==> flow/design.v <==
module spi_front (
    input clk,
    input spi_clk_in,
    input rst_n,
    output spi_clk_o,
    output spi_clk_t,
    output spi_mosi_o,
    output spi_mosi_t,
    input spi_miso_i,
    input [31:0] data_mosi,
    output [31:0] data_miso,
    input spi_begin,
    input spi_wide,
    output spi_busy
);
localparam SPI_STATE_IDLE = 0;
localparam SPI_STATE_ACTIVE = 1;
reg spi_state;
reg [4:0] spi_bit_ptr;
reg spi_clk_gate;
reg spi_busy_r;
reg [31:0]spi_tx_data;
reg [31:0]spi_rx_data;
reg [31:0]spi_rx_data_r;
assign spi_busy = spi_busy_r;
reg spi_clk_q;
wire spi_clk_fall = spi_clk_q & ~spi_clk_in;
wire spi_clk_rise = ~spi_clk_q & spi_clk_in;
always @(posedge clk or negedge rst_n) begin
    if(~rst_n) begin
        spi_clk_q <= 1'b0;
    end else begin
        spi_clk_q <= spi_clk_in;
    end
end
assign spi_clk_o = spi_clk_in & spi_clk_gate;
always @(posedge clk or negedge rst_n) begin
    if(~rst_n) begin
        spi_state <= SPI_STATE_IDLE;
        spi_bit_ptr <= 3'b0;
        spi_clk_gate <= 1'b0;
        spi_busy_r <= 1'b0;
        spi_tx_data <= 8'b0;
        spi_rx_data_r <= 32'b0;
    end else if(spi_clk_fall) begin
        case (spi_state)
            SPI_STATE_IDLE:begin
                if(spi_begin)begin
                    spi_state <= SPI_STATE_ACTIVE;
                    spi_bit_ptr <= {{2{spi_wide}},3'h7};
                    spi_clk_gate <= 1'b1;
                    spi_busy_r <= 1'b1;
                    spi_tx_data <= data_mosi;
                end
            end
            SPI_STATE_ACTIVE:begin
                if(~|spi_bit_ptr)begin
                    spi_state <= SPI_STATE_IDLE;
                    spi_bit_ptr <= 3'h0;
                    spi_clk_gate <= 1'b0;
                    spi_busy_r <= 1'b0;
                    spi_rx_data_r <= spi_rx_data;
                end else begin
                    spi_bit_ptr <= spi_bit_ptr - 3'b1;
                end
            end
            default: begin
                spi_state <= SPI_STATE_IDLE;
                spi_bit_ptr <= 3'b0;
                spi_clk_gate <= 1'b0;
                spi_busy_r <= 1'b0; 
            end
        endcase
    end
end
reg spi_mosi_r;
assign spi_mosi_o = spi_mosi_r;
always @(*) begin
    case (spi_bit_ptr)
        5'd1: spi_mosi_r = spi_tx_data[1];
        5'd2: spi_mosi_r = spi_tx_data[2];
        5'd3: spi_mosi_r = spi_tx_data[3];
        5'd4: spi_mosi_r = spi_tx_data[4];
        5'd5: spi_mosi_r = spi_tx_data[5];
        5'd6: spi_mosi_r = spi_tx_data[6];
        5'd7: spi_mosi_r = spi_tx_data[7];
        5'd8: spi_mosi_r = spi_tx_data[8];
        5'd9: spi_mosi_r = spi_tx_data[9];
        5'd10: spi_mosi_r = spi_tx_data[10];
        5'd11: spi_mosi_r = spi_tx_data[11];
        5'd12: spi_mosi_r = spi_tx_data[12];
        5'd13: spi_mosi_r = spi_tx_data[13];
        5'd14: spi_mosi_r = spi_tx_data[14];
        5'd15: spi_mosi_r = spi_tx_data[15];
        5'd16: spi_mosi_r = spi_tx_data[16];
        5'd17: spi_mosi_r = spi_tx_data[17];
        5'd18: spi_mosi_r = spi_tx_data[18];
        5'd19: spi_mosi_r = spi_tx_data[19];
        5'd20: spi_mosi_r = spi_tx_data[20];
        5'd21: spi_mosi_r = spi_tx_data[21];
        5'd22: spi_mosi_r = spi_tx_data[22];
        5'd23: spi_mosi_r = spi_tx_data[23];
        5'd24: spi_mosi_r = spi_tx_data[24];
        5'd25: spi_mosi_r = spi_tx_data[25];
        5'd26: spi_mosi_r = spi_tx_data[26];
        5'd27: spi_mosi_r = spi_tx_data[27];
        5'd28: spi_mosi_r = spi_tx_data[28];
        5'd29: spi_mosi_r = spi_tx_data[29];
        5'd30: spi_mosi_r = spi_tx_data[30];
        5'd31: spi_mosi_r = spi_tx_data[31];
        default: spi_mosi_r = spi_tx_data[0];
    endcase
end
assign data_miso = spi_rx_data_r;
always @(posedge clk or negedge rst_n) begin
    if(~rst_n) begin
        spi_rx_data <= 8'b0;
    end else if(spi_clk_rise && spi_busy_r) begin
        spi_rx_data <= {spi_rx_data[30:0],spi_miso_i};
    end else begin
        spi_rx_data <= spi_rx_data;
    end
end
endmodule
module spi_host #
	(
		parameter C_S_AXIS_TDATA_WIDTH = 32,
		parameter integer C_S_AXI_DATA_WIDTH	= 32,
		parameter integer C_S_AXI_ADDR_WIDTH	= 8,
		parameter integer SPI_CS_WIDTH	= 16
	) (
	input spi_clk_i,
	output spi_clk_o,
	output spi_clk_t,
	input spi_mosi_i,
	output spi_mosi_o,
	output spi_mosi_t,
	input spi_miso_i,
	output spi_miso_o,
	output spi_miso_t,
	input [SPI_CS_WIDTH - 1:0]spi_cs_i,
	output [SPI_CS_WIDTH - 1:0]spi_cs_o,
	output [SPI_CS_WIDTH - 1:0]spi_cs_t,
	input  s_axi_aclk,
	input  s_axi_aresetn,
	input [C_S_AXI_ADDR_WIDTH-1 : 0] s_axi_awaddr,
	input  s_axi_awvalid,
	output  s_axi_awready,
	input [C_S_AXI_DATA_WIDTH-1 : 0] s_axi_wdata,
	input  s_axi_wvalid,
	output  s_axi_wready,
	output [1 : 0] s_axi_bresp,
	output  s_axi_bvalid,
	input  s_axi_bready,
	input [C_S_AXI_ADDR_WIDTH-1 : 0] s_axi_araddr,
	input  s_axi_arvalid,
	output  s_axi_arready,
	output [C_S_AXI_DATA_WIDTH-1 : 0] s_axi_rdata,
	output [1 : 0] s_axi_rresp,
	output  s_axi_rvalid,
	input  s_axi_rready,
	output  s_axis_tready,
	input [C_S_AXIS_TDATA_WIDTH-1 : 0] s_axis_tdata,
	input  s_axis_tlast,
	input  s_axis_tvalid,
	input  m_axis_tready,
	output [C_S_AXIS_TDATA_WIDTH-1 : 0] m_axis_tdata,
	output  m_axis_tlast,
	output  m_axis_tvalid
);
localparam integer OP_STATUS_ADDR = 0;
localparam integer DATA_ACCESS_ADDR = 4;
localparam integer SPI_CS_W1C_ADDR = 8;
localparam integer SPI_CHIP_SEL_ADDR = 12;
localparam integer SPI_CS_W1S_ADDR = 16;
localparam integer SPI_CTL_ADDR = 20;
localparam integer SPI_CLK_SPCL_ADDR = 24;
localparam integer SPI_BURST_CNT_ADDR = 28;
wire rst_n;
assign rst_n = s_axi_aresetn;
reg [C_S_AXI_ADDR_WIDTH-1:0]awaddr_r;
wire aw_success;
assign aw_success = s_axi_awvalid & s_axi_awready;
reg [C_S_AXI_ADDR_WIDTH-1:0]araddr_r;
wire ar_success;
assign ar_success = s_axi_arvalid & s_axi_arready;
wire spi_state_is_idle;
assign spi_state_is_idle = (spi_control_state == AXI_SPI_STATE_IDLE);
always @(posedge s_axi_aclk or negedge rst_n ) begin
	if(~rst_n)begin
		awaddr_r <= 0;
	end else if(spi_state_is_idle && aw_success) begin
		awaddr_r <= s_axi_awaddr;
	end else begin
		awaddr_r <= awaddr_r;
	end
end
always @(posedge s_axi_aclk or negedge rst_n ) begin
	if(~rst_n)begin
		araddr_r <= 0;
	end else if(ar_success) begin
		araddr_r <= s_axi_araddr;
	end else begin
		araddr_r <= araddr_r;
	end
end
wire [C_S_AXI_ADDR_WIDTH-1:0]awaddr_active;
assign awaddr_active = aw_success ? s_axi_awaddr : awaddr_r;
wire [C_S_AXI_ADDR_WIDTH-1:0]araddr_active;
assign araddr_active = ar_success ? s_axi_araddr : araddr_r;
reg [1:0] axi_mm_if_state ;
reg ar_ready;
wire r_valid;
assign r_valid = ~ar_ready;
assign s_axi_arready = ar_ready;
assign s_axi_rvalid = r_valid & spi_state_is_idle;
always @(posedge s_axi_aclk or negedge rst_n) begin
	if(~rst_n)begin
		ar_ready <= 1'b1;
	end else if(s_axi_arready && s_axi_arvalid) begin
		ar_ready <= 1'b0;
	end else if(s_axi_rready && s_axi_rvalid) begin
		ar_ready <= 1'b1;
	end
end
assign s_axi_rresp = 2'b0;
assign s_axi_awready = spi_state_is_idle;
assign s_axi_wready = spi_state_is_idle;
assign w_ready = spi_state_is_idle;
assign s_axi_bresp = 2'b0;
reg b_valid;
assign s_axi_bvalid = b_valid;
assign s_axi_bvalid = b_valid;
always @(posedge s_axi_aclk or negedge rst_n) begin
	if(~rst_n)begin
		b_valid <= 1'b0;
	end else if(s_axi_wready && s_axi_wvalid && ~b_valid) begin
		b_valid <= 1'b1;
	end else if(s_axi_bready && b_valid) begin
		b_valid <= 1'b0;
	end
end
wire w_success;
assign w_success = s_axi_wvalid & s_axi_wready;
wire r_success;
assign r_success = s_axi_rvalid & s_axi_rready;
localparam AXI_SPI_STATE_IDLE = 5;
localparam AXI_SPI_STATE_MM_ARMED = 0;
localparam AXI_SPI_STATE_MM_ACTIVE = 1;
localparam AXI_SPI_STATE_S_ARMED = 2;
localparam AXI_SPI_STATE_S_ACTIVE = 3;
reg [2:0]spi_control_state ;
	wire spi_mode_stream;
reg [31:0]spi_tx_data;
reg [31:0]spi_strm_b_len;
	wire spi_strm_b_len_nz;
	assign spi_strm_b_len_nz = |spi_strm_b_len;
reg spi_front_begin;
	wire spi_front_wide;
	assign spi_front_wide = spi_control_state[1];
	wire spi_front_busy;
reg s_axis_tready_r;
reg s_axis_tlast_r;
reg m_axis_tvalid_r;
reg m_axis_tlast_r;
assign s_axis_tready = s_axis_tready_r;
assign m_axis_tvalid = m_axis_tvalid_r;
assign m_axis_tlast = m_axis_tlast_r;
always @(posedge s_axi_aclk or negedge rst_n) begin
	if(~rst_n)begin
		s_axis_tlast_r <= 1'b0;
	end else if (s_axis_tvalid && s_axis_tready) begin
		s_axis_tlast_r <= s_axis_tlast;
	end
end
always @(posedge s_axi_aclk or negedge rst_n) begin
	if(~rst_n)begin
		spi_control_state <= AXI_SPI_STATE_IDLE;
		spi_tx_data <= 32'h0;
		spi_strm_b_len <= 32'h0;
		spi_front_begin <= 1'b0;
		s_axis_tready_r <= 1'b0;
		m_axis_tvalid_r <= 1'b0;
		m_axis_tlast_r <= 1'b0;
	end else begin
		case (spi_control_state)
			AXI_SPI_STATE_IDLE : begin
				if (w_success && awaddr_active == DATA_ACCESS_ADDR) begin
					spi_control_state <= AXI_SPI_STATE_MM_ARMED;
					spi_tx_data <= s_axi_wdata;
					spi_front_begin <= 1'b1;
				end else if (w_success && awaddr_active == SPI_BURST_CNT_ADDR) begin
					spi_control_state <= AXI_SPI_STATE_S_ARMED;
					spi_strm_b_len <= s_axi_wdata;
					spi_front_begin <= spi_strm_s2mm;
					s_axis_tready_r <= 1'b1;
					m_axis_tvalid_r <= 1'b0;
					m_axis_tlast_r <= 1'b0;
				end else begin
					if(s_axis_tvalid & s_axis_tready) begin
						s_axis_tready_r <= 1'b0;
					end
					if(m_axis_tvalid & m_axis_tready)begin
						m_axis_tvalid_r <= 1'b0; 
						m_axis_tlast_r <= 1'b0;
					end
				end
			end
			AXI_SPI_STATE_MM_ARMED : begin
				if (spi_front_busy) begin
					spi_control_state <= AXI_SPI_STATE_MM_ACTIVE;
					spi_front_begin <= 1'b0;
				end
			end
			AXI_SPI_STATE_MM_ACTIVE : begin
				if (~spi_front_busy) begin
					spi_control_state <= AXI_SPI_STATE_IDLE;
				end
			end
			AXI_SPI_STATE_S_ARMED : begin
				if (spi_front_busy) begin
					spi_control_state <= AXI_SPI_STATE_S_ACTIVE;
					spi_strm_b_len <= spi_strm_b_len - 32'b1;
					spi_front_begin <= 1'b0;
				end else if(s_axis_tvalid & s_axis_tready) begin
					spi_front_begin <= 1'b1;
					spi_tx_data <= stream_word_odrered;
					s_axis_tready_r <= 1'b0;
					m_axis_tvalid_r <= 1'b0;
				end else if(m_axis_tvalid & m_axis_tready)begin
					spi_front_begin <= 1'b1;
					s_axis_tready_r <= 1'b0;
					m_axis_tvalid_r <= 1'b0;
				end
			end
			AXI_SPI_STATE_S_ACTIVE : begin
				if (~spi_front_busy && spi_strm_b_len_nz) begin
					if(s_axis_tlast_r && ~spi_strm_s2mm) begin
						spi_control_state <= AXI_SPI_STATE_IDLE;
						spi_strm_b_len <= 32'h0;
						s_axis_tready_r <= 1'b1;
						m_axis_tvalid_r <= spi_strm_s2mm;
						m_axis_tlast_r <= spi_strm_s2mm;
					end else begin
						spi_control_state <= AXI_SPI_STATE_S_ARMED;
						s_axis_tready_r <= 1'b1;
						m_axis_tvalid_r <= spi_strm_s2mm;
					end
				end else if (~spi_front_busy && ~spi_strm_b_len_nz) begin
					spi_control_state <= AXI_SPI_STATE_IDLE;
					spi_strm_b_len <= 32'h0;
					s_axis_tready_r <= 1'b1;
					m_axis_tvalid_r <= spi_strm_s2mm;
					m_axis_tlast_r <= spi_strm_s2mm;
				end
			end 
			default: begin
				spi_control_state <= AXI_SPI_STATE_IDLE;
				spi_tx_data <= 32'h0;
				spi_strm_b_len <= 32'h0;
				spi_front_begin <= 1'b0;
				s_axis_tready_r <= 1'b0;
				m_axis_tvalid_r <= 1'b0;
				m_axis_tlast_r <= 1'b0;
			end
		endcase
	end
end
reg [15:0]spi_ctl_reg;
	always @(posedge s_axi_aclk or negedge rst_n) begin
		if(~rst_n)begin
			spi_ctl_reg <= 0;
		end else if(w_success && awaddr_active == SPI_CTL_ADDR && spi_state_is_idle)begin
			spi_ctl_reg <= s_axi_wdata[15:0];
		end else begin
			spi_ctl_reg <= spi_ctl_reg;
		end
	end
wire spi_strm_s2mm;
assign spi_strm_s2mm = spi_ctl_reg[15];
wire [4:0]stream_byte_order;
assign stream_byte_order = spi_ctl_reg[4:0];
localparam STREAM_BYTE_ORDER_0123 = 5'd0;
localparam STREAM_BYTE_ORDER_0132 = 5'd1;
localparam STREAM_BYTE_ORDER_0213 = 5'd2;
localparam STREAM_BYTE_ORDER_0231 = 5'd3;
localparam STREAM_BYTE_ORDER_0312 = 5'd4;
localparam STREAM_BYTE_ORDER_0321 = 5'd5;
localparam STREAM_BYTE_ORDER_1023 = 5'd6;
localparam STREAM_BYTE_ORDER_1032 = 5'd7;
localparam STREAM_BYTE_ORDER_1203 = 5'd8;
localparam STREAM_BYTE_ORDER_1230 = 5'd9;
localparam STREAM_BYTE_ORDER_1302 = 5'd10;
localparam STREAM_BYTE_ORDER_1320 = 5'd11;
localparam STREAM_BYTE_ORDER_2013 = 5'd12;
localparam STREAM_BYTE_ORDER_2031 = 5'd13;
localparam STREAM_BYTE_ORDER_2103 = 5'd14;
localparam STREAM_BYTE_ORDER_2130 = 5'd15;
localparam STREAM_BYTE_ORDER_2301 = 5'd16;
localparam STREAM_BYTE_ORDER_2310 = 5'd17;
localparam STREAM_BYTE_ORDER_3012 = 5'd18;
localparam STREAM_BYTE_ORDER_3021 = 5'd19;
localparam STREAM_BYTE_ORDER_3102 = 5'd20;
localparam STREAM_BYTE_ORDER_3120 = 5'd21;
localparam STREAM_BYTE_ORDER_3201 = 5'd22;
localparam STREAM_BYTE_ORDER_3210 = 5'd23;
reg [31:0] stream_word_odrered;
always @ (*)begin
	case (stream_byte_order)
		STREAM_BYTE_ORDER_0123 : stream_word_odrered = {s_axis_tdata[7:0], s_axis_tdata[15:8], s_axis_tdata[23:16], s_axis_tdata[31:24]};
		STREAM_BYTE_ORDER_0132 : stream_word_odrered = {s_axis_tdata[7:0], s_axis_tdata[15:8], s_axis_tdata[31:24], s_axis_tdata[23:16]};
		STREAM_BYTE_ORDER_0213 : stream_word_odrered = {s_axis_tdata[7:0], s_axis_tdata[23:16], s_axis_tdata[15:8], s_axis_tdata[31:24]};
		STREAM_BYTE_ORDER_0231 : stream_word_odrered = {s_axis_tdata[7:0], s_axis_tdata[23:16], s_axis_tdata[31:24], s_axis_tdata[15:8]};
		STREAM_BYTE_ORDER_0312 : stream_word_odrered = {s_axis_tdata[7:0], s_axis_tdata[31:24], s_axis_tdata[15:8], s_axis_tdata[23:16]};
		STREAM_BYTE_ORDER_0321 : stream_word_odrered = {s_axis_tdata[7:0], s_axis_tdata[31:24], s_axis_tdata[23:16], s_axis_tdata[15:8]};
		STREAM_BYTE_ORDER_1023 : stream_word_odrered = {s_axis_tdata[15:8], s_axis_tdata[7:0], s_axis_tdata[23:16], s_axis_tdata[31:24]};
		STREAM_BYTE_ORDER_1032 : stream_word_odrered = {s_axis_tdata[15:8], s_axis_tdata[7:0], s_axis_tdata[31:24], s_axis_tdata[23:16]};
		STREAM_BYTE_ORDER_1203 : stream_word_odrered = {s_axis_tdata[15:8], s_axis_tdata[23:16], s_axis_tdata[7:0], s_axis_tdata[31:24]};
		STREAM_BYTE_ORDER_1230 : stream_word_odrered = {s_axis_tdata[15:8], s_axis_tdata[23:16], s_axis_tdata[31:24], s_axis_tdata[7:0]};
		STREAM_BYTE_ORDER_1302 : stream_word_odrered = {s_axis_tdata[15:8], s_axis_tdata[31:24], s_axis_tdata[7:0], s_axis_tdata[23:16]};
		STREAM_BYTE_ORDER_1320 : stream_word_odrered = {s_axis_tdata[15:8], s_axis_tdata[31:24], s_axis_tdata[23:16], s_axis_tdata[7:0]};
		STREAM_BYTE_ORDER_2013 : stream_word_odrered = {s_axis_tdata[23:16], s_axis_tdata[7:0], s_axis_tdata[15:8], s_axis_tdata[31:24]};
		STREAM_BYTE_ORDER_2031 : stream_word_odrered = {s_axis_tdata[23:16], s_axis_tdata[7:0], s_axis_tdata[31:24], s_axis_tdata[15:8]};
		STREAM_BYTE_ORDER_2103 : stream_word_odrered = {s_axis_tdata[23:16], s_axis_tdata[15:8], s_axis_tdata[7:0], s_axis_tdata[31:24]};
		STREAM_BYTE_ORDER_2130 : stream_word_odrered = {s_axis_tdata[23:16], s_axis_tdata[15:8], s_axis_tdata[31:24], s_axis_tdata[7:0]};
		STREAM_BYTE_ORDER_2301 : stream_word_odrered = {s_axis_tdata[23:16], s_axis_tdata[31:24], s_axis_tdata[7:0], s_axis_tdata[15:8]};
		STREAM_BYTE_ORDER_2310 : stream_word_odrered = {s_axis_tdata[23:16], s_axis_tdata[31:24], s_axis_tdata[15:8], s_axis_tdata[7:0]};
		STREAM_BYTE_ORDER_3012 : stream_word_odrered = {s_axis_tdata[31:24], s_axis_tdata[7:0], s_axis_tdata[15:8], s_axis_tdata[23:16]};
		STREAM_BYTE_ORDER_3021 : stream_word_odrered = {s_axis_tdata[31:24], s_axis_tdata[7:0], s_axis_tdata[23:16], s_axis_tdata[15:8]};
		STREAM_BYTE_ORDER_3102 : stream_word_odrered = {s_axis_tdata[31:24], s_axis_tdata[15:8], s_axis_tdata[7:0], s_axis_tdata[23:16]};
		STREAM_BYTE_ORDER_3120 : stream_word_odrered = {s_axis_tdata[31:24], s_axis_tdata[15:8], s_axis_tdata[23:16], s_axis_tdata[7:0]};
		STREAM_BYTE_ORDER_3201 : stream_word_odrered = {s_axis_tdata[31:24], s_axis_tdata[23:16], s_axis_tdata[7:0], s_axis_tdata[15:8]};
		STREAM_BYTE_ORDER_3210 : stream_word_odrered = {s_axis_tdata[31:24], s_axis_tdata[23:16], s_axis_tdata[15:8], s_axis_tdata[7:0]};
		default: stream_word_odrered = {s_axis_tdata[7:0], s_axis_tdata[15:8], s_axis_tdata[23:16], s_axis_tdata[31:24]};
	endcase
end
	reg [15:0]spi_clk_pscl;
	reg [3:0]spi_clk_pscl_sel;
	reg spi_clk_gen;
	always @(posedge s_axi_aclk or negedge rst_n) begin
		if(~rst_n)begin
			spi_clk_pscl_sel <= 1;
		end else if(w_success && awaddr_active == SPI_CLK_SPCL_ADDR && spi_state_is_idle)begin
			spi_clk_pscl_sel <= s_axi_wdata[3:0];
		end else begin
			spi_clk_pscl_sel <= spi_clk_pscl_sel;
		end
	end
	always @(*)begin
		case(spi_clk_pscl_sel)
		4'h0: spi_clk_gen = 1'b0;
		4'h1: spi_clk_gen = spi_clk_pscl[0];
		4'h2: spi_clk_gen = spi_clk_pscl[1];
		4'h3: spi_clk_gen = spi_clk_pscl[2];
		4'h4: spi_clk_gen = spi_clk_pscl[3];
		4'h5: spi_clk_gen = spi_clk_pscl[4];
		4'h6: spi_clk_gen = spi_clk_pscl[5];
		4'h7: spi_clk_gen = spi_clk_pscl[6];
		4'h8: spi_clk_gen = spi_clk_pscl[7];
		4'h9: spi_clk_gen = spi_clk_pscl[8];
		4'hA: spi_clk_gen = spi_clk_pscl[9];
		4'hB: spi_clk_gen = spi_clk_pscl[10];
		4'hC: spi_clk_gen = spi_clk_pscl[11];
		4'hD: spi_clk_gen = spi_clk_pscl[12];
		4'hE: spi_clk_gen = spi_clk_pscl[13];
		4'hF: spi_clk_gen = spi_clk_pscl[14];
		default: spi_clk_gen = spi_clk_pscl[15];
		endcase
	end
	always @(posedge s_axi_aclk or negedge rst_n) begin
		if(~rst_n)begin
			spi_clk_pscl <= 16'b0;
		end else begin
			spi_clk_pscl <= spi_clk_pscl + 1;
		end
	end
	reg [SPI_CS_WIDTH-1:0]chip_sel_r;
	always @(posedge s_axi_aclk or negedge rst_n) begin
		if(~rst_n)begin
			chip_sel_r <= 16'hFFFF;
		end else if(w_success && awaddr_active == SPI_CHIP_SEL_ADDR && spi_state_is_idle)begin
			chip_sel_r <= s_axi_wdata[SPI_CS_WIDTH-1:0];
		end else if(w_success && awaddr_active == SPI_CS_W1C_ADDR && spi_state_is_idle)begin
			chip_sel_r <= chip_sel_r & ~s_axi_wdata[SPI_CS_WIDTH-1:0];
		end else if(w_success && awaddr_active == SPI_CS_W1S_ADDR && spi_state_is_idle)begin
			chip_sel_r <= chip_sel_r | s_axi_wdata[SPI_CS_WIDTH-1:0];
		end else begin
			chip_sel_r <= chip_sel_r;
		end
	end
	assign spi_cs_o = chip_sel_r;
wire [31:0]spi_front_tx_data;
assign spi_front_tx_data = spi_tx_data | {32{spi_strm_s2mm}};
wire [31:0]spi_front_rx_data;
assign m_axis_tdata = {spi_front_rx_data[7:0],spi_front_rx_data[15:8],spi_front_rx_data[23:16],spi_front_rx_data[31:24]};
spi_front front(
    .clk(s_axi_aclk),
    .spi_clk_in(spi_clk_gen),
    .rst_n(rst_n),
    .spi_clk_o(spi_clk_o),
    .spi_mosi_o(spi_mosi_o),
    .spi_miso_i(spi_miso_i),
    .data_mosi(spi_front_tx_data),
    .data_miso(spi_front_rx_data),
    .spi_begin(spi_front_begin),
    .spi_wide(spi_front_wide),
    .spi_busy(spi_front_busy)
);
assign spi_clk_t = 1'b0; 
assign spi_mosi_t = 1'b0; 
assign spi_miso_t = 1'b1; 
assign spi_miso_o = 1'b1; 
assign spi_cs_t = 16'b0; 
reg [C_S_AXI_DATA_WIDTH-1:0]s_axi_rdata_r;
assign s_axi_rdata = s_axi_rdata_r;
	always @(*) begin
		case (araddr_active)
			DATA_ACCESS_ADDR : s_axi_rdata_r = spi_front_rx_data ; 	 
			SPI_CHIP_SEL_ADDR : s_axi_rdata_r = {16'h0,chip_sel_r} ;		 
			OP_STATUS_ADDR : s_axi_rdata_r = {31'h000,spi_front_busy} ;	 
			SPI_CLK_SPCL_ADDR : s_axi_rdata_r = {20'h000,spi_clk_pscl_sel};  
			SPI_CTL_ADDR : s_axi_rdata_r = {16'h000,spi_ctl_reg};  
			default: s_axi_rdata_r = 32'h67676767;
		endcase
	end
endmodule
Reports on spi_host
Tool output for the design above, in the order of the flow. Line numbers count from 1 in the design file above. Operators carry their Yosys type and port widths (W data, S select, Z words). Library cell names are shortened. The mark n/a stands for no value.

Design top: spi_host. Clock port: s_axi_aclk. Standard-cell library: sky130hd. Corner: tt_025C_1v80.

After elaboration
Counts by Yosys on the flattened word-level netlist (proc, flatten, opt, wreduce; memories kept). Register bits leave out memories and registers merged into their read ports (data or address). Print and check cells are left out. Cells with the same type and inputs are merged into one.

The figure for add/subtract/negate cells is 3. Under multipliers stands 0. Div/mod/pow operators: 0. The figure for order comparisons is 0. Under equal/unequal tests stands 101. Under shift-type cells stands 0. The entry for mux-type cells reads 71. For bitwise operators the number is 26. Under reductions and logical operators stands 46.

Operators with widths (count): $pmux W32 S23 (1); $mux W32 (9); $pmux W32 S5 (1); $pmux W32 S4 (1); $eq A5 B5 Y1 const B (24); $pmux W32 S3 (1); $eq A5 B4 Y1 const B (16); $eq A8 B5 Y1 const B (6); $mux W16 (3); $eq A5 B3 Y1 const B (8); $mux W1 (33); $sub A32 B1 Y32 const B (1); $or A32 B32 Y32 (1); $reduce_or A32 Y1 (1); $eq A4 B4 Y1 const B (8); $pmux W1 S31 (1); $eq A8 B4 Y1 const B (3); $mux W3 (8); $logic_and A1 B1 Y1 (23); $eq A5 B2 Y1 const B (4); $ne A3 B3 Y1 const B (6); $add A16 B1 Y16 const B (1); $and A16 B16 Y16 (1); $or A16 B16 Y16 (1); $not A16 Y16 (1); $ne A2 B2 Y1 const B (8); $eq A4 B3 Y1 const B (4); $eq A8 B3 Y1 const B (2).

Other operator kinds: 32; their cells: 70.

Register bits: 246. For latch bits the number is 0. Under memory bits (writable) stands 0. ROM bits: 0. The entry for clocked read ports x word width reads 0. Memories kept: 0. For output and inout port bits the number is 114. The entry for elaborated cells reads 270.

Depth
Depth = most cells in a row (Yosys ltp): at word level without a register or memory, in the mapped netlist without a sequential cell, where the memories' decode and read muxes count.

Under depth after elaboration stands 9. ABC_AREA: 0. For depth in mapped cells the number is 11. Gate-level depth less buffers: 8.

Synthesis result
Yosys stat after the flow's synthesis: flattened, memories mapped to cells. It holds for the ABC_AREA given above (unset counts as 0); a run with the other value may have another netlist. The area totals of this step are shown rounded.

Under cell count stands 1459. The figure for chip area (Yosys) is 13700 um^2. For flip-flop cells the number is 245. The entry for buffer cells reads 128.

Cells by type: dfrtp_1 (count 225, total area 5630.4 um^2); mux2_2 (count 99, total area 1.11E+03 um^2); a21oi_1 (count 134, total area 670.643 um^2); nor2_1 (count 166, total area 623.098 um^2); nand2_1 (count 144, total area 540.518 um^2); dfstp_2 (count 20, total area 525.504 um^2); a22o_1 (count 47, total area 411.645 um^2); o21ai_0 (count 63, total area 315.302 um^2); a222oi_1 (count 26, total area 260.25 um^2); a22oi_1 (count 31, total area 232.723 um^2); clkbuf_1 (count 61, total area 228.97 um^2); buf_4 (count 30, total area 225.216 um^2); o21ai_1 (count 40, total area 200.192 um^2); nand3_1 (count 33, total area 165.158 um^2); a31oi_1 (count 24, total area 150.144 um^2); mux2i_1 (count 15, total area 150.144 um^2); a221o_1 (count 12, total area 120.115 um^2); nor3_1 (count 24, total area 120.115 um^2).

Other cell types: 56; their cells: 265. The figures by module come from a second, unflattened synthesis with its own total; it is not the netlist above.

The entry for cell total of the unflattened synthesis reads 1457. For area total of the unflattened synthesis the number is 14000 um^2.

Each row is one instance without its submodules.

Modules: spi_host (times used 1, cells 1114, area 9420 um^2); spi_front (times used 1, cells 343, area 4580 um^2).

Path before layout
Source: OpenSTA report_checks on the synthesized netlist (no wires, ideal clock, input and output delay 20% of the period each), path of least setup slack; recovery checks are left aside. Register names are those of the netlist, which keeps one name where synthesis merged equal registers.

Kind: in2out. From: input s_axi_arvalid. To: output s_axi_rdata[16]. The figure for period is 10000 ps. Launch time at the first pin: 2000 ps. For arrival time the number is 3887 ps. For data required time the number is 8000 ps. The entry for slack reads 4113 ps. For delay of the path the number is 1887 ps. The figure for stages is 8. The entry for buffers on the path reads 1. Period reached after synthesis: 5887 ps.

"delay of the path" is the arrival time less input delay plus setup time. At an output port there is no setup time. "stages" counts driving pins, that of a launching flip-flop among them; a cell with two outputs on the path counts twice. "period reached after synthesis" is the clock period less the worst setup slack; recovery checks do not enter. This is arithmetic on one report: input and output delays are still those of the set period (20% each). The rows between start and end are the longest chain of elaborated cells between them; the timing report does not say that the signal goes this way. Where chains are equally long, one stands for them. Each line given opens the expression or statement behind the cell; cells for indexed reads and writes are added by Yosys, which also makes memories of some case tables.

Path through: nand2_1 > mux2i_1 > inv_1 > nor2_1 > nor3_1 > a211oi_1 > buf_2 > nand2_1. For length of the longest elaborated chain the number is 4. For elaborated cells between the ends (all ways) the number is 8. Those cells by class: eq/ne: 4; mux: 2; logic: 1; reduce/logical: 1.

RTL lines, path after synthesis: from (decl) (RTL line 156) `input s_axi_arvalid,`; $and A1 B1 Y1 (RTL line 186) `assign ar_success = s_axi_arvalid & s_axi_arready;`; $mux W8 (RTL line 210) `assign araddr_active = ar_success ? s_axi_araddr : araddr_r;`; $eq A8 B5 Y1 (RTL line 517) `case (araddr_active)`; $pmux W32 S5 (RTL line 517); to (decl) (RTL line 158) `output [C_S_AXI_DATA_WIDTH-1 : 0] s_axi_rdata,`.

Worst path after layout
From the final timing report of flow run A: the path of least setup slack in the routed layout; clock arrival at registers is part of the times. The path's times are printed in steps of 10 ps; the period is the one set.

Kind: in2out. From: input s_axi_arvalid. To: output s_axi_rdata[13]. The figure for period is 13300 ps. Launch time at the first pin: 2660 ps. For arrival time the number is 6080 ps. For data required time the number is 10640 ps. The entry for slack reads 4560 ps. The figure for stages is 10. The entry for buffers on the path reads 3.

The rows between start and end are the longest chain of elaborated cells between them; the timing report does not say that the signal goes this way. Where chains are equally long, one stands for them.

Path through: clkdlybuf4s50_1 > nand2_1 > mux2i_1 > inv_1 > nor2_1 > nor3_1 > a211oi_2 > buf_4 > o21ai_0 > clkdlybuf4s50_1. For length of the longest elaborated chain the number is 4. For elaborated cells between the ends (all ways) the number is 8. Those cells by class: eq/ne: 4; mux: 2; logic: 1; reduce/logical: 1.

RTL lines, path after layout: from (decl) (RTL line 156) `input s_axi_arvalid,`; $and A1 B1 Y1 (RTL line 186) `assign ar_success = s_axi_arvalid & s_axi_arready;`; $mux W8 (RTL line 210) `assign araddr_active = ar_success ? s_axi_araddr : araddr_r;`; $eq A8 B5 Y1 (RTL line 517) `case (araddr_active)`; $pmux W32 S5 (RTL line 517); to (decl) (RTL line 158) `output [C_S_AXI_DATA_WIDTH-1 : 0] s_axi_rdata,`.

Hand-over note for spi_host

Flow measurements of spi_host on sky130hd: 3 stored runs with different settings, listed in no order. Input and output delays are each 20% of the period that was set; the output load is 0.01 pF. "reached clock period" is the run's clock period less its worst setup slack. It is reckoned from that one timing run; input and output delays stay at 20% of the period that was set. By "worst setup path time" is meant the share of the clock period that the worst setup path is allowed (20% is reserved at inputs, 20% at outputs), minus its slack. Clock arrival times at its registers enter into it. "power" is the tool's figure for a default switching activity; nothing was simulated. "worst setup path time" is known to 10 ps. The measured numbers are rounded.

Files of flow run A:
==> flow/run.sh <==
#!/bin/bash
# the make line also repeats the synthesis and layout settings of config.mk as NAME=value (left out here)
make -C /OpenROAD-flow-scripts/flow DESIGN_CONFIG=/design/flow/config.mk WORK_HOME=/design/flow/orfs CLKGATE_MAP_FILE= finish
==> flow/config.mk <==
export PLATFORM = sky130hd
export DESIGN_NAME = spi_host
export DESIGN_NICKNAME = spi_host
export VERILOG_FILES = /design/flow/design.v
export SDC_FILE = /design/flow/constraint.sdc
export NUM_CORES = 4
export LEC_CHECK = 0
export CAP_MARGIN = 35
export CELL_PAD_IN_SITES_DETAIL_PLACEMENT = 2
export CELL_PAD_IN_SITES_GLOBAL_PLACEMENT = 3
export CORE_ASPECT_RATIO = 1.28
export CORE_MARGIN = 2
export CORE_UTILIZATION = 40
export HOLD_SLACK_MARGIN = 0.11
export PLACE_DENSITY = 0.6
export SETUP_SLACK_MARGIN = 1.69
export SLEW_MARGIN = 20
export TNS_END_PERCENT = 85
==> flow/constraint.sdc <==
create_clock -name core_clock -period 13.3 [get_ports {s_axi_aclk}]
set_input_delay 2.6600 -clock core_clock [delete_from_list [all_inputs] [get_ports {s_axi_aclk}]]
set_output_delay 2.6600 -clock core_clock [all_outputs]
set_load 0.01 [all_outputs]

Results of flow run A. The setup total negative slack reads 0 ps. The measured worst hold slack after layout is 481 ps. The worst setup slack after layout is 4,560 ps. For the power the run shows 3.09 mW. The worst setup path time is 3,420 ps. Worst setup path kind: in2out. The mapped cell area after synthesis stands at 13,700 um^2. The measured utilization after layout is 49.4 %. The full die area reads 35,700 um^2. The reached clock period stands at 8,744 ps. The standard-cell area after layout is 16,600 um^2.

Files of flow run B:
==> flow/run.sh <==
#!/bin/bash
# the make line also repeats the synthesis and layout settings of config.mk as NAME=value (left out here)
make -C /OpenROAD-flow-scripts/flow DESIGN_CONFIG=/design/flow/config.mk WORK_HOME=/design/flow/orfs CLKGATE_MAP_FILE= finish
==> flow/config.mk <==
export PLATFORM = sky130hd
export DESIGN_NAME = spi_host
export DESIGN_NICKNAME = spi_host
export VERILOG_FILES = /design/flow/design.v
export SDC_FILE = /design/flow/constraint.sdc
export NUM_CORES = 4
export LEC_CHECK = 0
export CAP_MARGIN = 20
export CORE_MARGIN = 2
export CORE_UTILIZATION = 40
export PLACE_DENSITY = 0.6
export SLEW_MARGIN = 20
==> flow/constraint.sdc <==
create_clock -name core_clock -period 5.09 [get_ports {s_axi_aclk}]
set_input_delay 1.0180 -clock core_clock [delete_from_list [all_inputs] [get_ports {s_axi_aclk}]]
set_output_delay 1.0180 -clock core_clock [all_outputs]
set_load 0.01 [all_outputs]

Results of flow run B. The setup total negative slack reads 0 ps. The measured worst hold slack after layout is 473 ps. The worst setup slack after layout is 250 ps. For the power the run shows 7.79 mW. The worst setup path time is 2,800 ps. Worst setup path kind: in2out. The mapped cell area after synthesis stands at 13,700 um^2. The measured utilization after layout is 49.5 %. The full die area reads 35,600 um^2. The reached clock period stands at 4,840 ps. The standard-cell area after layout is 16,600 um^2.

Files of flow run C:
==> flow/run.sh <==
#!/bin/bash
# the make line also repeats the synthesis and layout settings of config.mk as NAME=value (left out here)
make -C /OpenROAD-flow-scripts/flow DESIGN_CONFIG=/design/flow/config.mk WORK_HOME=/design/flow/orfs CLKGATE_MAP_FILE= finish
==> flow/config.mk <==
export PLATFORM = sky130hd
export DESIGN_NAME = spi_host
export DESIGN_NICKNAME = spi_host
export VERILOG_FILES = /design/flow/design.v
export SDC_FILE = /design/flow/constraint.sdc
export NUM_CORES = 4
export LEC_CHECK = 0
export ABC_AREA = 1
export CAP_MARGIN = 20
export CELL_PAD_IN_SITES_GLOBAL_PLACEMENT = 1
export CORE_MARGIN = 2
export CORE_UTILIZATION = 23
export PLACE_DENSITY_LB_ADDON = 0.3
export SLEW_MARGIN = 20
export TNS_END_PERCENT = 30
==> flow/constraint.sdc <==
create_clock -name core_clock -period 7.33 [get_ports {s_axi_aclk}]
set_input_delay 1.4660 -clock core_clock [delete_from_list [all_inputs] [get_ports {s_axi_aclk}]]
set_output_delay 1.4660 -clock core_clock [all_outputs]
set_load 0.01 [all_outputs]

Results of flow run C. The setup total negative slack reads 0 ps. The measured worst hold slack after layout is 477 ps. The worst setup slack after layout is 834 ps. For the power the run shows 3.02 mW. The worst setup path time is 3,560 ps. Worst setup path kind: in2out. The mapped cell area after synthesis stands at 14,700 um^2. The measured utilization after layout is 28.8 %. The full die area reads 65,900 um^2. The reached clock period stands at 6,496 ps. The standard-cell area after layout is 18,200 um^2.

End of note.
